==> flow/design.v <==
module cordic_step ( clock, ce, sin_in, cos_in, angle_in, t_angle, atan,
sin_out, cos_out, angle_out, t_angle_out );
parameter integer step = 0;  
parameter integer W = 12;  
input clock, ce;
input signed [W-1:0] sin_in, cos_in, angle_in, t_angle, atan;
output reg signed [W-1:0] sin_out, cos_out, angle_out, t_angle_out;
always @ (posedge clock)
begin
if( ce == 1'b1 )
begin
if(t_angle >= angle_in)
begin
cos_out <= cos_in - (sin_in >>> step);
sin_out <= ((cos_in >>> step) + sin_in);
angle_out <= angle_in + atan;
end
else if (t_angle < angle_in)
begin
cos_out <= cos_in + (sin_in >>> step);
sin_out <= -(cos_in >>> step) + sin_in;
angle_out <= angle_in - atan;
end
t_angle_out <= t_angle;
end  
end
endmodule
module mul_Kn(clock, ce, value_in, value_out, t_angle );
parameter integer W = 12;  
parameter FXP_SHIFT = 10;  
input clock, ce;
input signed[W-1:0] value_in, t_angle;
output reg signed[W-1:0] value_out;
reg signed [2*W-1:0] val, val_0, val_2, val_4, val_5, val_7, val_7_9_d, val_9;  
reg signed [2*W-1:0] val_0_2, val_4_5, val_7_9, val_0_2_4_5, val_0_2_4_5_7_9;  
always @ (posedge clock)
begin
if( ce == 1'b1 )
begin
val = value_in; val_0 <= val; val_2 <= val << 2; val_4 <= val << 4;
val_5 <= val << 5; val_7 <= val << 7; val_9 <= val << 9;
val_0_2 <= val_0 - val_2; val_4_5 <= val_4 - val_5; val_7_9 <= val_7 + val_9;
val_0_2_4_5 <= val_0_2 + val_4_5;
val_7_9_d <= val_7_9;  
val_0_2_4_5_7_9 = val_0_2_4_5 + val_7_9_d;
value_out <= val_0_2_4_5_7_9 >>> FXP_SHIFT;
end
end
endmodule
module cordic_pipeline_rtl( clock, reset, ce, angle_in, sin_out, cos_out, valid_out );
parameter integer W = 12;  
parameter FXP_MUL = 1024;  
parameter PIPE_LATENCY = 15;  
input clock, reset, ce;
input signed [W-1:0] angle_in;  
output signed [W-1:0] sin_out, cos_out;
output valid_out;
wire signed [11:0] atan[0:10];  
assign atan[0] = 12'sd804;
assign atan[1] = 12'sd475;
assign atan[2] = 12'sd251;
assign atan[3] = 12'sd127;
assign atan[4] = 12'sd64;
assign atan[5] = 12'sd32;
assign atan[6] = 12'sd16;
assign atan[7] = 12'sd8;
assign atan[8] = 12'sd4;
assign atan[9] = 12'sd2;
assign atan[10] = 12'sd1;
wire signed [W-1:0] sin_tab [0:11];
wire signed [W-1:0] cos_tab [0:11];
wire signed [W-1:0] t_angle_tab [0:11];  
wire signed [W-1:0] angle_tab [0:11];
reg unsigned [4:0] valid_cnt;  
always@(posedge clock)
begin
if ( reset == 1'b0 )
valid_cnt <= PIPE_LATENCY;  
else
if( ( valid_cnt != 0 ) && ( ce == 1'b1 ) )
valid_cnt <= valid_cnt - 1;  
end
assign valid_out = ( valid_cnt == 0 )? 1'b1 : 1'b0;  
assign cos_tab[0] = 1.0 * FXP_MUL;
assign sin_tab[0] = 0;
assign angle_tab[0] = 0;
assign t_angle_tab[0] = angle_in;
cordic_step #(0) cordic_step_0 ( clock, ce, sin_tab[0], cos_tab[0], angle_tab[0], t_angle_tab[0], atan[0],
sin_tab[1], cos_tab[1], angle_tab[1], t_angle_tab[1] );
cordic_step #(1) cordic_step_1 ( clock, ce, sin_tab[1], cos_tab[1], angle_tab[1], t_angle_tab[1], atan[1],
sin_tab[2], cos_tab[2], angle_tab[2], t_angle_tab[2] );
cordic_step #(2) cordic_step_2 ( clock, ce, sin_tab[2], cos_tab[2], angle_tab[2], t_angle_tab[2], atan[2],
sin_tab[3], cos_tab[3], angle_tab[3], t_angle_tab[3] );
cordic_step #(3) cordic_step_3 ( clock, ce, sin_tab[3], cos_tab[3], angle_tab[3], t_angle_tab[3], atan[3],
sin_tab[4], cos_tab[4], angle_tab[4], t_angle_tab[4] );
cordic_step #(4) cordic_step_4 ( clock, ce, sin_tab[4], cos_tab[4], angle_tab[4], t_angle_tab[4], atan[4],
sin_tab[5], cos_tab[5], angle_tab[5], t_angle_tab[5] );
cordic_step #(5) cordic_step_5 ( clock, ce, sin_tab[5], cos_tab[5], angle_tab[5], t_angle_tab[5], atan[5],
sin_tab[6], cos_tab[6], angle_tab[6], t_angle_tab[6] );
cordic_step #(6) cordic_step_6 ( clock, ce, sin_tab[6], cos_tab[6], angle_tab[6], t_angle_tab[6], atan[6],
sin_tab[7], cos_tab[7], angle_tab[7], t_angle_tab[7] );
cordic_step #(7) cordic_step_7 ( clock, ce, sin_tab[7], cos_tab[7], angle_tab[7], t_angle_tab[7], atan[7],
sin_tab[8], cos_tab[8], angle_tab[8], t_angle_tab[8] );
cordic_step #(8) cordic_step_8 ( clock, ce, sin_tab[8], cos_tab[8], angle_tab[8], t_angle_tab[8], atan[8],
sin_tab[9], cos_tab[9], angle_tab[9], t_angle_tab[9] );
cordic_step #(9) cordic_step_9 ( clock, ce, sin_tab[9], cos_tab[9], angle_tab[9], t_angle_tab[9], atan[9],
sin_tab[10], cos_tab[10], angle_tab[10], t_angle_tab[10] );
cordic_step #(10)cordic_step_10( clock, ce, sin_tab[10], cos_tab[10], angle_tab[10], t_angle_tab[10],
atan[10], sin_tab[11], cos_tab[11], angle_tab[11], t_angle_tab[11] );
mul_Kn mul_Kn_sin ( clock, ce, sin_tab[11], sin_out, t_angle_tab[11] );
mul_Kn mul_Kn_cos ( clock, ce, cos_tab[11], cos_out, t_angle_tab[11] );
endmodule
Memo
Re: synthesis data of cordic_pipeline_rtl

* Step by step through the tools: cordic_pipeline_rtl
Each step is given for the RTL above and for the edited RTL.
Lines under "unedited" count in the file above, lines under "edited" in the edited file.
"change" is "edited" less "unedited", of the values as shown.
Not given: --
- Top :: cordic_pipeline_rtl
- Clock port :: clock
- Library :: sky130hd
- Corner :: tt_025C_1v80

* Edit of the RTL
Unified diff, file above to edited file.
This change comes from a script, not from a designer. The edited design behaves differently; no optimisation was intended.
#+begin_src diff
@@ -41,5 +41,5 @@
 val_5 <= val << 5; val_7 <= val << 7; val_9 <= val << 9;
 val_0_2 <= val_0 - val_2; val_4_5 <= val_4 - val_5; val_7_9 <= val_7 + val_9;
-val_0_2_4_5 <= val_0_2 + val_4_5;
+val_0_2_4_5 <= val_0_2 ^ val_4_5;
 val_7_9_d <= val_7_9;  
 val_0_2_4_5_7_9 = val_0_2_4_5 + val_7_9_d;
#+end_src

* After elaboration
Counts by Yosys on the flattened word-level netlist (proc, flatten, opt, wreduce). Print and check cells are left out.
** Bit counts
- register bits :: unedited 849, edited 849, change 0
- output and inout port bits :: unedited 25, edited 25, change 0
** Operators by class
- add/subtract/negate cells :: unedited 78, edited 76, change -2
- bitwise logic cells :: unedited 0, edited 2, change +2
- multiplexer cells :: unedited 61, edited 61, change 0
- reduce/logical cells :: unedited 25, edited 25, change 0
- order comparisons :: unedited 22, edited 22, change 0
** Operator list
- adder 15 x 18 -> 19 bit :: unedited 2, edited 0, change -2
- bitwise XOR 15 x 18 -> 18 bit :: unedited 0, edited 2, change +2
Operator kinds equal on both sides are left out: 73.

* Longest topological paths
Yosys ltp: most cells in a row. Word level: on the elaborated netlist, between registers, memories and ports. Mapped: between sequential cells and ports; inverters and the memories' decode and read muxes count.
** Logic depth
- depth in word-level cells :: unedited 4, edited 4, change 0
- ABC_AREA :: unedited 0, edited 0
- depth in mapped cells :: unedited 22, edited 23, change +1
- depth with buffers taken out :: unedited 21, edited 22, change +1

* Netlist
Yosys stat after the flow's synthesis: flattened, memories mapped to cells. It holds for the ABC_AREA given above (unset counts as 0); a run with the other value may have another netlist.
** Cell types
- sky130_fd_sc_hd__ha_1 :: unedited 455, edited 427, change -28
- sky130_fd_sc_hd__nor3_1 :: unedited 70, edited 42, change -28
- sky130_fd_sc_hd__nand2_1 :: unedited 115, edited 91, change -24
- sky130_fd_sc_hd__nor2_1 :: unedited 200, edited 180, change -20
- sky130_fd_sc_hd__xor2_1 :: unedited 79, edited 95, change +16
- sky130_fd_sc_hd__o21ai_0 :: unedited 100, edited 86, change -14
- sky130_fd_sc_hd__inv_1 :: unedited 347, edited 334, change -13
- sky130_fd_sc_hd__a21oi_1 :: unedited 197, edited 210, change +13
- sky130_fd_sc_hd__edfxtp_1 :: unedited 591, edited 579, change -12
- sky130_fd_sc_hd__a21o_1 :: unedited 72, edited 82, change +10
- sky130_fd_sc_hd__o21bai_1 :: unedited 63, edited 73, change +10
- sky130_fd_sc_hd__a31oi_1 :: unedited 24, edited 14, change -10
- sky130_fd_sc_hd__a21boi_0 :: unedited 21, edited 12, change -9
- sky130_fd_sc_hd__and3_1 :: unedited 10, edited 17, change +7
- sky130_fd_sc_hd__a221oi_1 :: unedited 7, edited 0, change -7
- sky130_fd_sc_hd__o41ai_1 :: unedited 1, edited 8, change +7
- sky130_fd_sc_hd__xnor2_1 :: unedited 240, edited 234, change -6
- sky130_fd_sc_hd__nand3_1 :: unedited 29, edited 35, change +6
Cell types equal on both sides are left out: 16.
The list need not be complete.
** Mapped netlist
- flip-flop cells :: unedited 596, edited 584, change -12
- buffers :: unedited 37, edited 39, change +2
- cell area after synthesis (um^2) :: unedited 35373.9, edited 34289.1, change -1084.8
- cell count :: unedited 2975, edited 2861, change -114
- sequential part of the area (um^2) :: unedited 17847.1, edited 17486.8, change -360.3
By module: a second synthesis without flattening, with its own total; a netlist apart from the flattened one above.
** Unflattened totals
- cell total of the unflattened synthesis :: unedited 4868, edited 4698, change -170
- area total of the unflattened synthesis (um^2) :: unedited 52026.1, edited 50632.3, change -1393.8
Rows give one instance, submodules left out.
** By module, unedited
- mul_Kn :: area 4993.5 um^2, cells 401, sequential area 2702.6 um^2, times used 2
- cordic_step (step=0) :: area 4200.3 um^2, cells 449, sequential area 1411.4 um^2, times used 1
- cordic_step (step=2) :: area 3911.3 um^2, cells 393, sequential area 1441.4 um^2, times used 1
- cordic_step (step=7) :: area 3857.4 um^2, cells 371, sequential area 1441.4 um^2, times used 1
- cordic_step (step=3) :: area 3844.9 um^2, cells 381, sequential area 1441.4 um^2, times used 1
- cordic_step (step=6) :: area 3834.9 um^2, cells 371, sequential area 1441.4 um^2, times used 1
- cordic_step (step=5) :: area 3833.7 um^2, cells 368, sequential area 1441.4 um^2, times used 1
- cordic_step (step=1) :: area 3813.7 um^2, cells 354, sequential area 1441.4 um^2, times used 1
- cordic_step (step=4) :: area 3756.1 um^2, cells 365, sequential area 1441.4 um^2, times used 1
- cordic_step (step=9) :: area 3654.8 um^2, cells 338, sequential area 1441.4 um^2, times used 1
- cordic_step (step=8) :: area 3602.2 um^2, cells 334, sequential area 1441.4 um^2, times used 1
- cordic_step (step=10) :: area 3442.1 um^2, cells 311, sequential area 1441.4 um^2, times used 1
- cordic_pipeline_rtl :: area 287.8 um^2, cells 31, sequential area 100.1 um^2, times used 1
** By module, edited
- mul_Kn :: area 4319.1 um^2, cells 323, sequential area 2522.4 um^2, times used 2
- cordic_step (step=0) :: area 4200.3 um^2, cells 449, sequential area 1411.4 um^2, times used 1
- cordic_step (step=2) :: area 3911.3 um^2, cells 393, sequential area 1441.4 um^2, times used 1
- cordic_step (step=7) :: area 3857.4 um^2, cells 371, sequential area 1441.4 um^2, times used 1
- cordic_step (step=6) :: area 3834.9 um^2, cells 371, sequential area 1441.4 um^2, times used 1
- cordic_step (step=5) :: area 3833.7 um^2, cells 368, sequential area 1441.4 um^2, times used 1
- cordic_step (step=1) :: area 3813.7 um^2, cells 354, sequential area 1441.4 um^2, times used 1
- cordic_step (step=3) :: area 3799.9 um^2, cells 367, sequential area 1441.4 um^2, times used 1
- cordic_step (step=4) :: area 3756.1 um^2, cells 365, sequential area 1441.4 um^2, times used 1
- cordic_step (step=9) :: area 3654.8 um^2, cells 338, sequential area 1441.4 um^2, times used 1
- cordic_step (step=8) :: area 3602.2 um^2, cells 334, sequential area 1441.4 um^2, times used 1
- cordic_step (step=10) :: area 3442.1 um^2, cells 311, sequential area 1441.4 um^2, times used 1
- cordic_pipeline_rtl :: area 287.8 um^2, cells 31, sequential area 100.1 um^2, times used 1

* Path before layout
Path of least setup slack by OpenSTA after synthesis, without wires, with an ideal clock, recovery checks aside; 20% of the period is set as input and as output delay. Where synthesis merged equal registers, the netlist keeps one of their names.
** Timing path after synthesis
- path kind :: unedited flip-flop to flip-flop, edited flip-flop to flip-flop
- from :: unedited register cordic_step_6.angle_out[7], edited register cordic_step_9.t_angle_out[9]
- to :: unedited register cordic_step_7.sin_out[11], edited register cordic_step_10.sin_out[11]
- driving pins on the path :: unedited 20, edited 16, change -4
- data required time (ns) :: unedited 4.242, edited 4.232, change -0.010
- setup slack (ns) :: unedited 0.222, edited -0.145, change -0.367
- setup time (ns) :: unedited 0.258, edited 0.268, change +0.010
- launch time at the first pin (ns) :: unedited 0.000, edited 0.000, change 0.000
- arrival time (ns) :: unedited 4.021, edited 4.377, change +0.356
- buffers on the path :: unedited 1, edited 0, change -1
- delay of the path (ns) :: unedited 4.279, edited 4.645, change +0.366
- period (ns) :: unedited 4.5, edited 4.5, change 0.0
- period reached after synthesis (ns) :: unedited 4.278, edited 4.645, change +0.367
"delay of the path" = arrival - input delay + setup time.
"driving pins on the path": output pins that drive a net of the path, with the launching flip-flop's if there is one; two outputs of one cell count as two.
"period reached after synthesis" is the clock period less the worst setup slack; recovery checks do not enter. This is arithmetic on one report: input and output delays are still those of the set period (20% each).
Between the ends stands the longest chain of elaborated cells between them, by number of cells; it is not shown to be the way that was timed. Of several equally long chains one is given.
Each line given opens the expression or statement behind the cell; cells for indexed reads and writes are added by Yosys, which also makes memories of some case tables.
unedited: The path ends at the data pin of a flip-flop with enable; ways to the enable are not counted.
Between the ends, after synthesis, unedited:
- Path through :: sky130_fd_sc_hd__edfxtp_1 sky130_fd_sc_hd__inv_1 sky130_fd_sc_hd__ha_1 sky130_fd_sc_hd__a21o_1 sky130_fd_sc_hd__a21o_1 sky130_fd_sc_hd__a2111oi_0 sky130_fd_sc_hd__o21ai_1 sky130_fd_sc_hd__nand2_1 sky130_fd_sc_hd__buf_1 sky130_fd_sc_hd__o21ai_0 sky130_fd_sc_hd__ha_1 sky130_fd_sc_hd__a21o_1 sky130_fd_sc_hd__a21oi_1 sky130_fd_sc_hd__o21bai_1 sky130_fd_sc_hd__a21oi_1 sky130_fd_sc_hd__nor2b_1 sky130_fd_sc_hd__o2111ai_1 sky130_fd_sc_hd__nand3_1 sky130_fd_sc_hd__o41a_1 sky130_fd_sc_hd__xnor2_1
- Length of the longest elaborated chain :: 3
- Elaborated cells between the ends (all ways) :: 4
- RTL lines with such cells :: 2
** Ends and longest elaborated chain, after synthesis, unedited
- from (decl) :: RTL line 7 : output reg signed [W-1:0] sin_out, cos_out, angle_out, t_angle_out;
- from (assign) :: RTL line 16 : angle_out <= angle_in + atan;
- from (assign) :: RTL line 22 : angle_out <= angle_in - atan;
- less-than comparator 12 bit :: RTL line 18 : else if (t_angle < angle_in)
- 2-to-1 mux 12 bit :: RTL line 18
- 2-to-1 mux 12 bit :: RTL line 12 : if(t_angle >= angle_in)
- to (assign) :: RTL line 15 : sin_out <= ((cos_in >>> step) + sin_in);
- to (assign) :: RTL line 21 : sin_out <= -(cos_in >>> step) + sin_in;
- to (decl) :: RTL line 7
edited: The path ends at the data pin of a flip-flop with enable; ways to the enable are not counted.
Between the ends, after synthesis, edited:
- Path through :: sky130_fd_sc_hd__edfxtp_1 sky130_fd_sc_hd__ha_1 sky130_fd_sc_hd__a21o_1 sky130_fd_sc_hd__a21o_1 sky130_fd_sc_hd__a221o_1 sky130_fd_sc_hd__mux2_4 sky130_fd_sc_hd__o21ai_0 sky130_fd_sc_hd__ha_1 sky130_fd_sc_hd__a21oi_1 sky130_fd_sc_hd__o21bai_1 sky130_fd_sc_hd__a21oi_1 sky130_fd_sc_hd__nor2b_1 sky130_fd_sc_hd__o21a_1 sky130_fd_sc_hd__o31a_1 sky130_fd_sc_hd__o41ai_1 sky130_fd_sc_hd__xnor3_1
- Length of the longest elaborated chain :: 3
- Elaborated cells between the ends (all ways) :: 4
- RTL lines with such cells :: 2
** Ends and longest elaborated chain, after synthesis, edited
- from (decl) :: RTL line 7 : output reg signed [W-1:0] sin_out, cos_out, angle_out, t_angle_out;
- from (assign) :: RTL line 24 : t_angle_out <= t_angle;
- less-than comparator 12 bit :: RTL line 18 : else if (t_angle < angle_in)
- 2-to-1 mux 12 bit :: RTL line 18
- 2-to-1 mux 12 bit :: RTL line 12 : if(t_angle >= angle_in)
- to (assign) :: RTL line 15 : sin_out <= ((cos_in >>> step) + sin_in);
- to (assign) :: RTL line 21 : sin_out <= -(cos_in >>> step) + sin_in;
- to (decl) :: RTL line 7

* Timing after layout
Path of least setup slack in the final report of the runs of set A (OpenROAD, finished layout, wires in). Where an end is a register, its clock arrival counts in the times.
** Timing path after layout
- path kind :: unedited flip-flop to flip-flop, edited flip-flop to flip-flop
- from :: unedited register cordic_step_4.t_angle_out[1], edited register cordic_step_4.t_angle_out[1]
- to :: unedited register cordic_step_5.cos_out[11], edited register cordic_step_5.sin_out[11]
- setup slack (ns) :: unedited 0.21, edited 0.03, change -0.18
- buffers on the path :: unedited 2, edited 0, change -2
- setup time (ns) :: unedited 0.25, edited 0.26, change +0.01
- period (ns) :: unedited 4.26, edited 4.26, change 0.00
- data required time (ns) :: unedited 4.63, edited 4.59, change -0.04
- launch time at the first pin (ns) :: unedited 0.63, edited 0.62, change -0.01
- driving pins on the path :: unedited 21, edited 21, change 0
- arrival time (ns) :: unedited 4.41, edited 4.57, change +0.16
Between the ends stands the longest chain of elaborated cells between them, by number of cells; it is not shown to be the way that was timed. Of several equally long chains one is given.
unedited: The path ends at the data pin of a flip-flop with enable; ways to the enable are not counted.
Between the ends, after layout, unedited:
- Path through :: sky130_fd_sc_hd__edfxtp_1 sky130_fd_sc_hd__ha_1 sky130_fd_sc_hd__a21o_1 sky130_fd_sc_hd__a21o_1 sky130_fd_sc_hd__a21oi_1 sky130_fd_sc_hd__o21ai_0 sky130_fd_sc_hd__buf_4 sky130_fd_sc_hd__nand3_1 sky130_fd_sc_hd__a41oi_2 sky130_fd_sc_hd__buf_6 sky130_fd_sc_hd__mux2_2 sky130_fd_sc_hd__ha_1 sky130_fd_sc_hd__o21a_1 sky130_fd_sc_hd__o21a_1 sky130_fd_sc_hd__o21ai_1 sky130_fd_sc_hd__nand2b_1 sky130_fd_sc_hd__nand3_1 sky130_fd_sc_hd__a31oi_1 sky130_fd_sc_hd__a21o_1 sky130_fd_sc_hd__a21oi_2 sky130_fd_sc_hd__xnor2_1
- Length of the longest elaborated chain :: 3
- Elaborated cells between the ends (all ways) :: 4
- RTL lines with such cells :: 2
** Ends and longest elaborated chain, after layout, unedited
- from (decl) :: RTL line 7 : output reg signed [W-1:0] sin_out, cos_out, angle_out, t_angle_out;
- from (assign) :: RTL line 24 : t_angle_out <= t_angle;
- less-than comparator 12 bit :: RTL line 18 : else if (t_angle < angle_in)
- 2-to-1 mux 12 bit :: RTL line 18
- 2-to-1 mux 12 bit :: RTL line 12 : if(t_angle >= angle_in)
- to (assign) :: RTL line 14 : cos_out <= cos_in - (sin_in >>> step);
- to (assign) :: RTL line 20 : cos_out <= cos_in + (sin_in >>> step);
- to (decl) :: RTL line 7
edited: The path ends at the data pin of a flip-flop with enable; ways to the enable are not counted.
Between the ends, after layout, edited:
- Path through :: sky130_fd_sc_hd__edfxtp_1 sky130_fd_sc_hd__ha_1 sky130_fd_sc_hd__a21o_1 sky130_fd_sc_hd__a21o_1 sky130_fd_sc_hd__a21o_1 sky130_fd_sc_hd__a21o_1 sky130_fd_sc_hd__a21oi_2 sky130_fd_sc_hd__o211ai_1 sky130_fd_sc_hd__nand2_2 sky130_fd_sc_hd__inv_4 sky130_fd_sc_hd__mux2_4 sky130_fd_sc_hd__ha_4 sky130_fd_sc_hd__a21o_1 sky130_fd_sc_hd__a21oi_2 sky130_fd_sc_hd__o21bai_1 sky130_fd_sc_hd__a21oi_2 sky130_fd_sc_hd__nor2b_1 sky130_fd_sc_hd__o21a_1 sky130_fd_sc_hd__o31a_1 sky130_fd_sc_hd__o41ai_2 sky130_fd_sc_hd__xnor3_1
- Length of the longest elaborated chain :: 3
- Elaborated cells between the ends (all ways) :: 4
- RTL lines with such cells :: 2
** Ends and longest elaborated chain, after layout, edited
- from (decl) :: RTL line 7 : output reg signed [W-1:0] sin_out, cos_out, angle_out, t_angle_out;
- from (assign) :: RTL line 24 : t_angle_out <= t_angle;
- less-than comparator 12 bit :: RTL line 18 : else if (t_angle < angle_in)
- 2-to-1 mux 12 bit :: RTL line 18
- 2-to-1 mux 12 bit :: RTL line 12 : if(t_angle >= angle_in)
- to (assign) :: RTL line 15 : sin_out <= ((cos_in >>> step) + sin_in);
- to (assign) :: RTL line 21 : sin_out <= -(cos_in >>> step) + sin_in;
- to (decl) :: RTL line 7

* Layout results
Runs of the flow (Yosys, OpenROAD) on both versions; the two runs of a pair have the same settings. The constraints put input and output delay at 20% of the set period each and load the outputs with 0.01 pF.
Settings, set A:
- CORE_UTILIZATION :: 40
- period_ns :: 4.26
- CAP_MARGIN :: 20
- CORE_MARGIN :: 2
- SLEW_MARGIN :: 20
** Results, set A
- setup slack of the worst path (ns) :: unedited 0.213, edited 0.026, change -0.187
- total die area (um^2) :: unedited 90829.9, edited 88081.3, change -2748.6
- final utilization :: unedited 0.463, edited 0.488, change +0.025
- worst hold slack in the final report (ns) :: unedited 0.410, edited 0.403, change -0.007
- chip area in the Yosys report (um^2) :: unedited 35373.9, edited 34289.1, change -1084.8
- standard-cell area after layout (um^2) :: unedited 40757.8, edited 41496.0, change +738.2
- sum of negative setup slack (ns) :: unedited 0.000, edited 0.000, change 0.000
- period achieved (ns) :: unedited 4.047, edited 4.234, change +0.187
Settings, set B:
- CAP_MARGIN :: 30
- CORE_ASPECT_RATIO :: 0.57
- CORE_UTILIZATION :: 34
- CTS_CLUSTER_SIZE :: 37
- MAX_ROUTING_LAYER :: met5
- PLACE_DENSITY_LB_ADDON :: 0.19
- SLEW_MARGIN :: 30
- period_ns :: 5.23
- CORE_MARGIN :: 2
** Results, set B
- setup slack of the worst path (ns) :: unedited 0.466, edited 0.312, change -0.154
- total die area (um^2) :: unedited 106738.0, edited 103508.0, change -3230.0
- final utilization :: unedited 0.383, edited 0.388, change +0.005
- worst hold slack in the final report (ns) :: unedited 0.411, edited 0.412, change +0.001
- chip area in the Yosys report (um^2) :: unedited 35373.9, edited 34289.1, change -1084.8
- standard-cell area after layout (um^2) :: unedited 39596.7, edited 38567.0, change -1029.7
- sum of negative setup slack (ns) :: unedited 0.000, edited 0.000, change 0.000
- period achieved (ns) :: unedited 4.764, edited 4.918, change +0.154
"period achieved" = clock period - worst setup slack. The figure is calculated, with input and output delays left at 20% of the set period.
